==> flow/design.v <==
module pmi_ram_dp #(
  parameter pmi_wr_addr_depth = 256,
  parameter pmi_wr_addr_width = 8,
  parameter pmi_wr_data_width = 8,
  parameter pmi_rd_addr_depth = 256,
  parameter pmi_rd_addr_width = 8,
  parameter pmi_rd_data_width = 8,
  parameter pmi_regmode       = "reg",
  parameter pmi_resetmode     = "async",
  parameter pmi_family        = "common"
) (
  input  [pmi_wr_data_width-1:0] Data,
  input  [pmi_wr_addr_width-1:0] WrAddress,
  input  [pmi_rd_addr_width-1:0] RdAddress,
  input                          WrClock,
  input                          RdClock,
  input                          WrClockEn,
  input                          RdClockEn,
  input                          WE,
  input                          Reset,
  output reg [pmi_rd_data_width-1:0] Q
);
  localparam AW = $clog2(pmi_wr_addr_depth);
  reg [pmi_wr_data_width-1:0] mem [0:pmi_wr_addr_depth-1];
  reg [AW-1:0] rd_addr_q;
  always @(posedge WrClock)
    if (WrClockEn && WE)
      mem[WrAddress[AW-1:0]] <= Data;
  always @(posedge RdClock or posedge Reset)
    if (Reset) begin
      rd_addr_q <= 'd0;
      Q         <= 'd0;
    end else if (RdClockEn) begin
      rd_addr_q <= RdAddress[AW-1:0];
      Q         <= mem[rd_addr_q];
    end
endmodule
module pmi_mult #(
  parameter pmi_dataa_width         = 16,
  parameter pmi_datab_width         = 16,
  parameter pmi_sign                = "on",
  parameter pmi_additional_pipeline = 1,
  parameter pmi_input_reg           = "on",
  parameter pmi_output_reg          = "on",
  parameter pmi_family              = "common",
  parameter pmi_implementation      = "DSP"
) (
  input  [pmi_dataa_width-1:0] DataA,
  input  [pmi_datab_width-1:0] DataB,
  input                        Clock,
  input                        ClkEn,
  input                        Aclr,
  output reg [pmi_dataa_width+pmi_datab_width-1:0] Result
);
  reg [pmi_dataa_width-1:0] a_q;
  reg [pmi_datab_width-1:0] b_q;
  reg [pmi_dataa_width+pmi_datab_width-1:0] p_q;
  reg [pmi_dataa_width+pmi_datab_width-1:0] p_q2;
  always @(posedge Clock or posedge Aclr)
    if (Aclr) begin
      a_q    <= 'd0;
      b_q    <= 'd0;
      p_q    <= 'd0;
      p_q2   <= 'd0;
      Result <= 'd0;
    end else if (ClkEn) begin
      a_q    <= DataA;
      b_q    <= DataB;
      p_q    <= $signed(a_q) * $signed(b_q);
      p_q2   <= p_q;
      Result <= p_q2;
    end
endmodule
`timescale 1ns / 1ps
module Wienerfilter#(
    parameter WIDTH    = 16,
    parameter COL_NUM  = 128, 
    parameter ROW_NUM  = 2,
    localparam ADDR_DEP  =  COL_NUM * ROW_NUM,
    localparam ADDR_WID  =  $clog2(ADDR_DEP) + 'd1,
    localparam Serial_COL  =  $clog2(COL_NUM) + 'd1,
    localparam Serial_ROW  =  $clog2(ROW_NUM) + 'd1
)
(
input clk,
input rst,
input start,
input [ADDR_WID-1:0]wr_addr,
input ram_wr_en,
input [WIDTH-1:0]ram_data_in,
input  wire[7:0]rd_wiener,
input [1:0]rd_bank,
input      rd_para,
input [Serial_COL-1:0]wr_data_addr,
input ram_wr_data_en,
input [WIDTH-1:0]ram_data_wr_in,
output [WIDTH*2-1:0]DSP_ADD_DATA_o,
output reg[WIDTH*4-1:0]Wiener_data,
output reg Wiener_data_v,
output finish_cal_o,
output wire [WIDTH/2-1:0]ram_data_out_o,
output data_wr_v_o
) ;
localparam INIT      = 0,
           START     = 1, 
           READ_DATA = 2,
           WAIT_READ = 3,
           MULT_CAL  = 4,
           WAIT_CAL  = 5,
           ADD_CAL   = 6,
           DET       = 7, 
           FINISH    = 8;
reg [6:0]STATE;
reg [Serial_COL - 1:0 ]COL_cnt;
reg [Serial_ROW - 1:0 ]ROW_cnt;
reg [ADDR_WID-1:0]rd_ad_para;
reg [ADDR_WID-1:0]rd_addr;
always@(*) begin 
  rd_ad_para = rd_para? {rd_bank,rd_wiener[5:0]}:rd_addr;
end
wire [WIDTH/2-1:0]ram_data_out;
assign ram_data_out_o=ram_data_out;
wire [WIDTH-1:0]ram_data_data_out;
pmi_ram_dp
#(
  .pmi_wr_addr_depth    (ADDR_DEP ),  
  .pmi_wr_addr_width    (ADDR_WID ),  
  .pmi_wr_data_width    (WIDTH/2 ),  
  .pmi_rd_addr_depth    (ADDR_DEP ),  
  .pmi_rd_addr_width    (ADDR_WID ),  
  .pmi_rd_data_width    (WIDTH/2 ),  
  .pmi_regmode          ( "reg" ),  
  .pmi_resetmode        ("async" ),  
  .pmi_family           ("common" )   
) pmi_ram_dp_inst (
  .Data      (ram_data_in ),   
  .WrAddress (wr_addr ),   
  .RdAddress (rd_ad_para), 
  .WrClock   (clk   ),   
  .RdClock   (clk   ),   
  .WrClockEn (1 ),   
  .RdClockEn (1 ),   
  .WE        (ram_wr_en), 
  .Reset     (rst),   
  .Q         (ram_data_out )    
);
pmi_ram_dp
#(
  .pmi_wr_addr_depth    (COL_NUM ),  
  .pmi_wr_addr_width    (Serial_COL ),  
  .pmi_wr_data_width    (WIDTH ),  
  .pmi_rd_addr_depth    (COL_NUM ),  
  .pmi_rd_addr_width    (Serial_COL ),  
  .pmi_rd_data_width    (WIDTH ),  
  .pmi_regmode          ( "reg" ),  
  .pmi_resetmode        ("async" ),  
  .pmi_family           ("common" )   
) pmi_ram_dp_inst_data (
  .Data      (ram_data_wr_in ),   
  .WrAddress (wr_data_addr ),   
  .RdAddress (COL_cnt ),   
  .WrClock   (clk   ),   
  .RdClock   (clk   ),   
  .WrClockEn (1 ),   
  .RdClockEn (1 ),   
  .WE        (ram_wr_data_en), 
  .Reset     (rst),   
  .Q         (ram_data_data_out )    
);
reg finish_cal;
reg [WIDTH*2-1:0]DSP_ADD_DATA;
wire [WIDTH*2-1:0]result;
reg start_mult,start_mult_d,start_mult_dd;
reg data_wr_v;
always@(posedge clk or posedge rst) begin 
 if(rst) begin 
    STATE <= INIT;
    ROW_cnt <= 'd0;
    COL_cnt <= 'd0;
    start_mult <= 'd0;
    finish_cal <= 'd0;
    DSP_ADD_DATA <= 'd0;
    data_wr_v <='d0;
 end
 else begin 
   case(STATE) 
   INIT      :begin
    ROW_cnt <= 'd0;
    COL_cnt <= 'd0;  
    start_mult <= 'd0;
    finish_cal <= 'd0;
    DSP_ADD_DATA <= 'd0;
    data_wr_v <='d0;
    if(start) begin
        STATE <= START;
     end
    else      begin
        STATE <= INIT;
     end
        end
   START     :begin  
       STATE <= READ_DATA;
       start_mult <= 'd0;
       DSP_ADD_DATA <= DSP_ADD_DATA;
       data_wr_v <='d0;
        end
   READ_DATA :begin  
       STATE <= WAIT_READ;
       start_mult <= 'd0;
        end
   WAIT_READ :begin  
       STATE <= MULT_CAL;  
       start_mult <= 'd1;
        end
   MULT_CAL  :begin  
    STATE <= WAIT_CAL;  
    start_mult <= 'd0;
        end
   WAIT_CAL  :begin  
      if(start_mult_dd) begin STATE <= ADD_CAL;  end
      else begin STATE <= WAIT_CAL;  end
        end
   ADD_CAL :begin 
     if(COL_cnt <  COL_NUM - 'd1) begin
        COL_cnt <= COL_cnt + 'd1;
        STATE   <= START;
        data_wr_v <='d0;
        DSP_ADD_DATA <= DSP_ADD_DATA + result;
      end
     else begin
        COL_cnt <= 0;
        STATE   <= DET;
        data_wr_v <='d1;
        DSP_ADD_DATA <= DSP_ADD_DATA+ result;
      end 
   end    
   DET       :begin  
     DSP_ADD_DATA <= 'd0;
     data_wr_v <='d0;
     if(ROW_cnt <  ROW_NUM - 'd1) begin
        ROW_cnt <= ROW_cnt + 'd1;
        STATE   <= START;
        finish_cal <= 'd0;
      end
     else begin 
        ROW_cnt <= 'd0;
        STATE   <= FINISH;
        finish_cal <= 'd1;
     end
        end
   FINISH    :begin  
    data_wr_v <='d0;
    DSP_ADD_DATA <= 'd0;
    finish_cal <= 'd0;
    STATE   <= INIT;
        end
   endcase
 end
end
assign finish_cal_o = finish_cal;
assign DSP_ADD_DATA_o = DSP_ADD_DATA;
always@(posedge clk or posedge rst) begin 
    if(rst) begin 
        start_mult_d<= 'd0;
        start_mult_dd<= 'd0;
    end
    else begin 
        start_mult_d <= start_mult;
        start_mult_dd<= start_mult_d;
    end
   end
   always@(*) begin 
case(ROW_cnt) 
  'd0: rd_addr =  COL_cnt  ;
  'd1: rd_addr =  COL_NUM + COL_cnt ;
  'd2: rd_addr = {COL_NUM,1'd0 } + COL_cnt ;
  'd3: rd_addr = {COL_NUM,1'd0 } + COL_cnt + COL_NUM ;
endcase
   end
wire [WIDTH-1:0]data_in0,data_in1;
assign data_in0 = {{8{ram_data_out[WIDTH/2-1]}},ram_data_out};
 assign data_in1 = ram_data_data_out;
   pmi_mult
   #(
     .pmi_dataa_width         (WIDTH),  
     .pmi_datab_width         (WIDTH ),  
     .pmi_sign                ("on" ),  
     .pmi_additional_pipeline (1 ),  
     .pmi_input_reg           ( "on" ),  
     .pmi_output_reg          ( "on" ),  
     .pmi_family              ("common"  ),  
     .pmi_implementation      ("DSP" )   
   ) pmi_mult_dsp (
     .DataA  (data_in0 ),   
     .DataB  (data_in1 ),   
     .Clock  (clk ),   
     .ClkEn  (1 ),   
     .Aclr   (rst ),   
     .Result (result )    
   );
assign data_wr_v_o = data_wr_v;
always@(posedge clk or posedge rst)
 begin 
   if(rst) begin 
    Wiener_data  <='d0;
    Wiener_data_v<='d0;
   end
   else begin
case(ROW_cnt)
 'd0:begin if(data_wr_v) begin Wiener_data[WIDTH*1-1:WIDTH*0] <= DSP_ADD_DATA[15:0];  Wiener_data_v<='d0; end else begin Wiener_data <= Wiener_data; Wiener_data_v<='d0; end end
 'd1:begin if(data_wr_v) begin Wiener_data[WIDTH*2-1:WIDTH*1] <= DSP_ADD_DATA[15:0];  Wiener_data_v<='d0; end else begin Wiener_data <= Wiener_data; Wiener_data_v<='d0; end end
 'd2:begin if(data_wr_v) begin Wiener_data[WIDTH*3-1:WIDTH*2] <= DSP_ADD_DATA[23:8];  Wiener_data_v<='d0; end else begin Wiener_data <= Wiener_data; Wiener_data_v<='d0; end end
 'd3:begin if(data_wr_v) begin Wiener_data[WIDTH*4-1:WIDTH*3] <= DSP_ADD_DATA[23:8];  Wiener_data_v<='d1; end else begin Wiener_data <= Wiener_data; Wiener_data_v<='d0; end end
endcase 
    end
 end
endmodule
# [Reports on Wienerfilter]
# Module Wienerfilter before and after one edit of its RTL, step after step.
# Lines under "before" count in the file above, lines under "after" in the edited file.
# "change": "after" minus "before" as printed here.
# Operators carry their Yosys type and port widths (W data, S select, Z words).
# A cell with n/a has no value.
[setup] top="Wienerfilter" clock_port="clk" lib="sky130hd" lib_corner="tt_025C_1v80"

# [Edit of the RTL]
# Unified diff, file above to edited file.
# This change comes from a script, not from a designer. The edited design behaves differently; no optimisation was intended.
# begin of diff
@@ -263,11 +263,10 @@
     if(rst) begin 
         start_mult_d<= 'd0;
-        start_mult_dd<= 'd0;
     end
     else begin 
         start_mult_d <= start_mult;
-        start_mult_dd<= start_mult_d;
     end
    end
+always @(*) start_mult_dd = start_mult_d;
    always@(*) begin 
 case(ROW_cnt) 
# end of diff

# [After elaboration]
# Source: Yosys, flattened and elaborated, memories not mapped. Widths are those after wreduce. Registers that Yosys merges into a memory's read port (data or address) are not register bits. Print and check cells do not count. Equal cells are merged and count once.
# Memory sizes are those after Yosys's memory passes, which may raise the word count (mostly to a power of two), join words into wider ones and drop unused or constant bits.
[op_classes] item="n_addsub" before=6 after=6 change=0
[op_classes] item="multipliers" before=1 after=1 change=0
[op_classes] item="n_cmp" before=2 after=2 change=0
[op_classes] item="equal" before=11 after=11 change=0
[op_classes] item="muxes" before=25 after=25 change=0
[op_classes] item="n_reduce_logical" before=18 after=18 change=0
# Operator kinds equal on both sides are left out: 36.
[bits] item="reg_bits" before=254 after=253 change=-1
[bits] item="mem_bits_rw" before=4096 after=4096 change=0
[bits] item="clocked_rd_ports_x_width" before=24 after=24 change=0
[bits] item="memories" before=2 after=2 change=0
[bits] item="input_bits" before=65 after=65 change=0
[bits] item="out_inout_bits" before=107 after=107 change=0
[bits] item="wordCells" before=86 after=85 change=-1
[memory_table] item="mem_shapes" before="pmi_ram_dp_inst.mem 256x8 r1 w1; pmi_ram_dp_inst_data.mem 128x16 r1 w1" after="pmi_ram_dp_inst.mem 256x8 r1 w1; pmi_ram_dp_inst_data.mem 128x16 r1 w1"

# [Depth]
# Depth = most cells in a row (Yosys ltp): at word level without a register or memory, in the mapped netlist without a sequential cell, where the memories' decode and read muxes count.
[logic_depth] item="word_depth" before=4 after=4 change=0
[logic_depth] item="abc_area" before="0" after="0"
[logic_depth] item="mapped_depth" before=19 after=20 change=1
[logic_depth] item="depth_no_buf" before=18 after=19 change=1

# [Mapped cells and area]
# The flow's flattened synthesis, as Yosys stat reports it; memories are mapped. The netlist is that of the ABC_AREA named above (0 if unset); the other value can give another one.
[types] type="sky130_fd_sc_hd__buf_2" before=53 after=108 change=55
[types] type="sky130_fd_sc_hd__buf_1" before=78 after=40 change=-38
[types] type="sky130_fd_sc_hd__clkbuf_1" before=246 after=227 change=-19
[types] type="sky130_fd_sc_hd__a22oi_1" before=0 after=16 change=16
[types] type="sky130_fd_sc_hd__mux2i_1" before=14 after=24 change=10
[types] type="sky130_fd_sc_hd__a21o_1" before=26 after=17 change=-9
[types] type="sky130_fd_sc_hd__mux4_2" before=1352 after=1344 change=-8
[types] type="sky130_fd_sc_hd__nand3b_1" before=3 after=11 change=8
[types] type="sky130_fd_sc_hd__xnor2_1" before=32 after=39 change=7
[types] type="sky130_fd_sc_hd__a211oi_1" before=15 after=8 change=-7
[types] type="sky130_fd_sc_hd__a21oi_1" before=47 after=41 change=-6
[types] type="sky130_fd_sc_hd__nor2_1" before=454 after=450 change=-4
[types] type="sky130_fd_sc_hd__inv_1" before=150 after=146 change=-4
[types] type="sky130_fd_sc_hd__nand2_1" before=103 after=107 change=4
[types] type="sky130_fd_sc_hd__and3_1" before=9 after=5 change=-4
[types] type="sky130_fd_sc_hd__or3_1" before=7 after=3 change=-4
[types] type="sky130_fd_sc_hd__nor2b_1" before=20 after=23 change=3
[types] type="sky130_fd_sc_hd__nand4_1" before=13 after=10 change=-3
# Cell types equal on both sides are left out: 12.
# The list need not be complete.
[synth_totals] item="mapped_cells" before=7530 after=7506 change=-24
[synth_totals] item="synth_area_um2" before=171175.4 after=171001.5 change=-173.9
[synth_totals] item="sequential_area_um2" before=129405.4 after=129380.3 change=-25.1
[synth_totals] item="ff_cells" before=4352 after=4351 change=-1
[synth_totals] item="buf_cells" before=379 after=376 change=-3
# By module: a second synthesis without flattening, with its own total; a netlist apart from the flattened one above.
[unflattened] item="cells_unflattened" before=9712 after=9699 change=-13
[unflattened] item="hier_area_um2" before=181348.9 after=181258.8 change=-90.1
# Rows give one instance, submodules left out.
[by_module_before] mod="pmi_ram_dp" n_inst=1 cells=3912 area_um2=80270.7 mod_seq_area_um2=61899.4
[by_module_before] mod="pmi_ram_dp" n_inst=1 cells=3843 area_um2=80114.3 mod_seq_area_um2=62074.5
[by_module_before] mod="pmi_mult" n_inst=1 cells=1356 area_um2=14453.9 mod_seq_area_um2=3203.1
[by_module_before] mod="Wienerfilter" n_inst=1 cells=601 area_um2=6510.0 mod_seq_area_um2=3029.2
[by_module_after] mod="pmi_ram_dp" n_inst=1 cells=3912 area_um2=80270.7 mod_seq_area_um2=61899.4
[by_module_after] mod="pmi_ram_dp" n_inst=1 cells=3843 area_um2=80114.3 mod_seq_area_um2=62074.5
[by_module_after] mod="pmi_mult" n_inst=1 cells=1356 area_um2=14453.9 mod_seq_area_um2=3203.1
[by_module_after] mod="Wienerfilter" n_inst=1 cells=588 area_um2=6419.9 mod_seq_area_um2=3004.1

# [Path before layout]
# Path of least setup slack by OpenSTA after synthesis, without wires, with an ideal clock, recovery checks aside; 20% of the period is set as input and as output delay. Where synthesis merged equal registers, the netlist keeps one of their names.
[synth_timing] item="path_type" before="reg2reg" after="reg2reg"
[synth_timing] item="start" before="register pmi_mult_dsp.a_q[7]" after="register pmi_mult_dsp.a_q[7]"
[synth_timing] item="end" before="register pmi_mult_dsp.p_q[30]" after="register pmi_mult_dsp.p_q[30]"
[synth_timing] item="period_ns" before=5.6 after=5.6 change=0.0
[synth_timing] item="setup_ns" before=0.125 after=0.080 change=-0.045
[synth_timing] item="launch_ns" before=0.000 after=0.000 change=0.000
[synth_timing] item="arrival_time_ns" before=4.639 after=4.720 change=0.081
[synth_timing] item="t_required_ns" before=5.475 after=5.520 change=0.045
[synth_timing] item="slack_ns" before=0.836 after=0.800 change=-0.036
[synth_timing] item="delay_ns" before=4.764 after=4.800 change=0.036
[synth_timing] item="stages" before=17 after=20 change=3
[synth_timing] item="path_buffers" before=1 after=1 change=0
[synth_timing] item="synth_period_reached_ns" before=4.764 after=4.8 change=0.036
# "delay_ns" = arrival - input delay + setup time.
# "stages": output pins that drive a net of the path, with the launching flip-flop's if there is one; two outputs of one cell count as two.
# "synth_period_reached_ns" = period - worst setup slack (recovery checks aside). The figure is calculated, with input and output delays left at 20% of the set period.
# Between the ends stands the longest chain of elaborated cells between them, by number of cells; it is not shown to be the way that was timed. Of several equally long chains one is given.
# A line is the first line of the expression or statement that the cell stems from. Yosys adds cells for indexed reads and writes and turns some case tables into memories.
[synth_via_before] cell_sequence="sky130_fd_sc_hd__dfrtp_1 -> sky130_fd_sc_hd__inv_1 -> sky130_fd_sc_hd__buf_1 -> sky130_fd_sc_hd__nor2_1 -> sky130_fd_sc_hd__fa_1 -> sky130_fd_sc_hd__fa_1 -> sky130_fd_sc_hd__fa_1 -> sky130_fd_sc_hd__inv_1 -> sky130_fd_sc_hd__fa_1 -> sky130_fd_sc_hd__inv_1 -> sky130_fd_sc_hd__ha_1 -> sky130_fd_sc_hd__o2111a_1 -> sky130_fd_sc_hd__a21o_1 -> sky130_fd_sc_hd__o41ai_1 -> sky130_fd_sc_hd__o21ai_0 -> sky130_fd_sc_hd__a31oi_1 -> sky130_fd_sc_hd__xnor2_1" elab_chain_cells=1 cone_cells=1 lines_between=1 cone_classes="mul: 1"
[synth_rtl_before] item="start, declared" line=55 source="reg [pmi_dataa_width-1:0] a_q;"
[synth_rtl_before] item="start, assigned" line=61 source="a_q    <= 'd0;"
[synth_rtl_before] item="start, assigned" line=67 source="a_q    <= DataA;"
[synth_rtl_before] item="$mul A8 B16 Y24" line=69 source="p_q    <= $signed(a_q) * $signed(b_q);"
[synth_rtl_before] item="end, assigned" line=63 source="p_q    <= 'd0;"
[synth_rtl_before] item="end, assigned" line=69
[synth_rtl_before] item="end, declared" line=57 source="reg [pmi_dataa_width+pmi_datab_width-1:0] p_q;"
[synth_via_after] cell_sequence="sky130_fd_sc_hd__dfrtp_1 -> sky130_fd_sc_hd__inv_1 -> sky130_fd_sc_hd__buf_1 -> sky130_fd_sc_hd__fa_1 -> sky130_fd_sc_hd__fa_1 -> sky130_fd_sc_hd__inv_1 -> sky130_fd_sc_hd__fa_1 -> sky130_fd_sc_hd__inv_1 -> sky130_fd_sc_hd__fa_1 -> sky130_fd_sc_hd__inv_1 -> sky130_fd_sc_hd__ha_1 -> sky130_fd_sc_hd__a21oi_1 -> sky130_fd_sc_hd__nor2b_1 -> sky130_fd_sc_hd__o41ai_1 -> sky130_fd_sc_hd__a21oi_1 -> sky130_fd_sc_hd__o21ai_0 -> sky130_fd_sc_hd__a31oi_1 -> sky130_fd_sc_hd__a21o_1 -> sky130_fd_sc_hd__a21oi_1 -> sky130_fd_sc_hd__xnor2_1" elab_chain_cells=1 cone_cells=1 lines_between=1 cone_classes="mul: 1"
[synth_rtl_after] item="start, declared" line=55 source="reg [pmi_dataa_width-1:0] a_q;"
[synth_rtl_after] item="start, assigned" line=61 source="a_q    <= 'd0;"
[synth_rtl_after] item="start, assigned" line=67 source="a_q    <= DataA;"
[synth_rtl_after] item="$mul A8 B16 Y24" line=69 source="p_q    <= $signed(a_q) * $signed(b_q);"
[synth_rtl_after] item="end, assigned" line=63 source="p_q    <= 'd0;"
[synth_rtl_after] item="end, assigned" line=69
[synth_rtl_after] item="end, declared" line=57 source="reg [pmi_dataa_width+pmi_datab_width-1:0] p_q;"

# [Worst path after layout]
# From the final timing report of the runs of set A: the path of least setup slack in the routed layout; clock arrival at registers is part of the times.
[layout_timing] item="path_type" before="reg2reg" after="reg2reg"
[layout_timing] item="start" before="register pmi_mult_dsp.a_q[3]" after="register pmi_mult_dsp.a_q[3]"
[layout_timing] item="end" before="register pmi_mult_dsp.p_q[22]" after="register pmi_mult_dsp.p_q[30]"
[layout_timing] item="period_ns" before=5.22 after=5.22 change=0.00
[layout_timing] item="setup_ns" before=0.12 after=0.07 change=-0.05
[layout_timing] item="launch_ns" before=0.94 after=0.98 change=0.04
[layout_timing] item="arrival_time_ns" before=5.75 after=5.83 change=0.08
[layout_timing] item="t_required_ns" before=6.05 after=6.07 change=0.02
[layout_timing] item="slack_ns" before=0.30 after=0.24 change=-0.06
[layout_timing] item="stages" before=16 after=20 change=4
[layout_timing] item="path_buffers" before=1 after=2 change=1
# Between the ends stands the longest chain of elaborated cells between them, by number of cells; it is not shown to be the way that was timed. Of several equally long chains one is given.
[layout_via_before] cell_sequence="sky130_fd_sc_hd__dfrtp_1 -> sky130_fd_sc_hd__buf_4 -> sky130_fd_sc_hd__and2_1 -> sky130_fd_sc_hd__fa_1 -> sky130_fd_sc_hd__fa_1 -> sky130_fd_sc_hd__fa_1 -> sky130_fd_sc_hd__inv_1 -> sky130_fd_sc_hd__fa_1 -> sky130_fd_sc_hd__inv_1 -> sky130_fd_sc_hd__ha_1 -> sky130_fd_sc_hd__or3_1 -> sky130_fd_sc_hd__a311oi_1 -> sky130_fd_sc_hd__o31ai_2 -> sky130_fd_sc_hd__a211oi_1 -> sky130_fd_sc_hd__a21oi_1 -> sky130_fd_sc_hd__xor2_1" elab_chain_cells=1 cone_cells=1 lines_between=1 cone_classes="mul: 1"
[layout_rtl_before] item="start, declared" line=55 source="reg [pmi_dataa_width-1:0] a_q;"
[layout_rtl_before] item="start, assigned" line=61 source="a_q    <= 'd0;"
[layout_rtl_before] item="start, assigned" line=67 source="a_q    <= DataA;"
[layout_rtl_before] item="$mul A8 B16 Y24" line=69 source="p_q    <= $signed(a_q) * $signed(b_q);"
[layout_rtl_before] item="end, assigned" line=63 source="p_q    <= 'd0;"
[layout_rtl_before] item="end, assigned" line=69
[layout_rtl_before] item="end, declared" line=57 source="reg [pmi_dataa_width+pmi_datab_width-1:0] p_q;"
[layout_via_after] cell_sequence="sky130_fd_sc_hd__dfrtp_1 -> sky130_fd_sc_hd__buf_4 -> sky130_fd_sc_hd__and2_1 -> sky130_fd_sc_hd__fa_1 -> sky130_fd_sc_hd__fa_1 -> sky130_fd_sc_hd__fa_1 -> sky130_fd_sc_hd__inv_1 -> sky130_fd_sc_hd__fa_1 -> sky130_fd_sc_hd__inv_1 -> sky130_fd_sc_hd__ha_1 -> sky130_fd_sc_hd__a21o_1 -> sky130_fd_sc_hd__a21o_1 -> sky130_fd_sc_hd__a21o_1 -> sky130_fd_sc_hd__a21o_1 -> sky130_fd_sc_hd__o21ai_0 -> sky130_fd_sc_hd__buf_4 -> sky130_fd_sc_hd__a31oi_1 -> sky130_fd_sc_hd__a21o_1 -> sky130_fd_sc_hd__a21oi_1 -> sky130_fd_sc_hd__xnor2_1" elab_chain_cells=1 cone_cells=1 lines_between=1 cone_classes="mul: 1"
[layout_rtl_after] item="start, declared" line=55 source="reg [pmi_dataa_width-1:0] a_q;"
[layout_rtl_after] item="start, assigned" line=61 source="a_q    <= 'd0;"
[layout_rtl_after] item="start, assigned" line=67 source="a_q    <= DataA;"
[layout_rtl_after] item="$mul A8 B16 Y24" line=69 source="p_q    <= $signed(a_q) * $signed(b_q);"
[layout_rtl_after] item="end, assigned" line=63 source="p_q    <= 'd0;"
[layout_rtl_after] item="end, assigned" line=69
[layout_rtl_after] item="end, declared" line=57 source="reg [pmi_dataa_width+pmi_datab_width-1:0] p_q;"

# [Flow runs]
# Runs of the flow (Yosys, OpenROAD) on both versions; the two runs of a pair have the same settings. The constraints put input and output delay at 20% of the set period each and load the outputs with 0.01 pF.
[flow_settings_set_A] CORE_UTILIZATION=45 period_ns=5.22 CAP_MARGIN=20 CORE_MARGIN=2 SLEW_MARGIN=20
[results_set_A] item="synthArea_um2" before=171175.4 after=171001.5 change=-173.9
[results_set_A] item="die_area_um2" before=385337.0 after=384952.0 change=-385.0
[results_set_A] item="stdcell_area_um2" before=194846.0 after=195770.0 change=924.0
[results_set_A] item="post_route_util_pct" before=51.4 after=51.7 change=0.3
[results_set_A] item="worst_setup_slack_ns" before=0.295 after=0.240 change=-0.055
[results_set_A] item="final_hold_ws_ns" before=0.341 after=0.343 change=0.002
[flow_settings_set_B] CAP_MARGIN=40 CORE_UTILIZATION=30 GPL_ROUTABILITY_DRIVEN=1 MIN_ROUTING_LAYER="met1" PLACE_DENSITY_LB_ADDON=0.13 SETUP_SLACK_MARGIN=-0.41 SLEW_MARGIN=25 TNS_END_PERCENT=30 period_ns=4.54 CORE_MARGIN=2
[results_set_B] item="synthArea_um2" before=171175.4 after=171001.5 change=-173.9
[results_set_B] item="die_area_um2" before=576643.0 after=576058.0 change=-585.0
[results_set_B] item="stdcell_area_um2" before=203012.0 after=203475.0 change=463.0
[results_set_B] item="post_route_util_pct" before=35.7 after=35.8 change=0.1
[results_set_B] item="worst_setup_slack_ns" before=-0.150 after=-0.189 change=-0.039
[results_set_B] item="final_hold_ws_ns" before=0.138 after=0.248 change=0.110
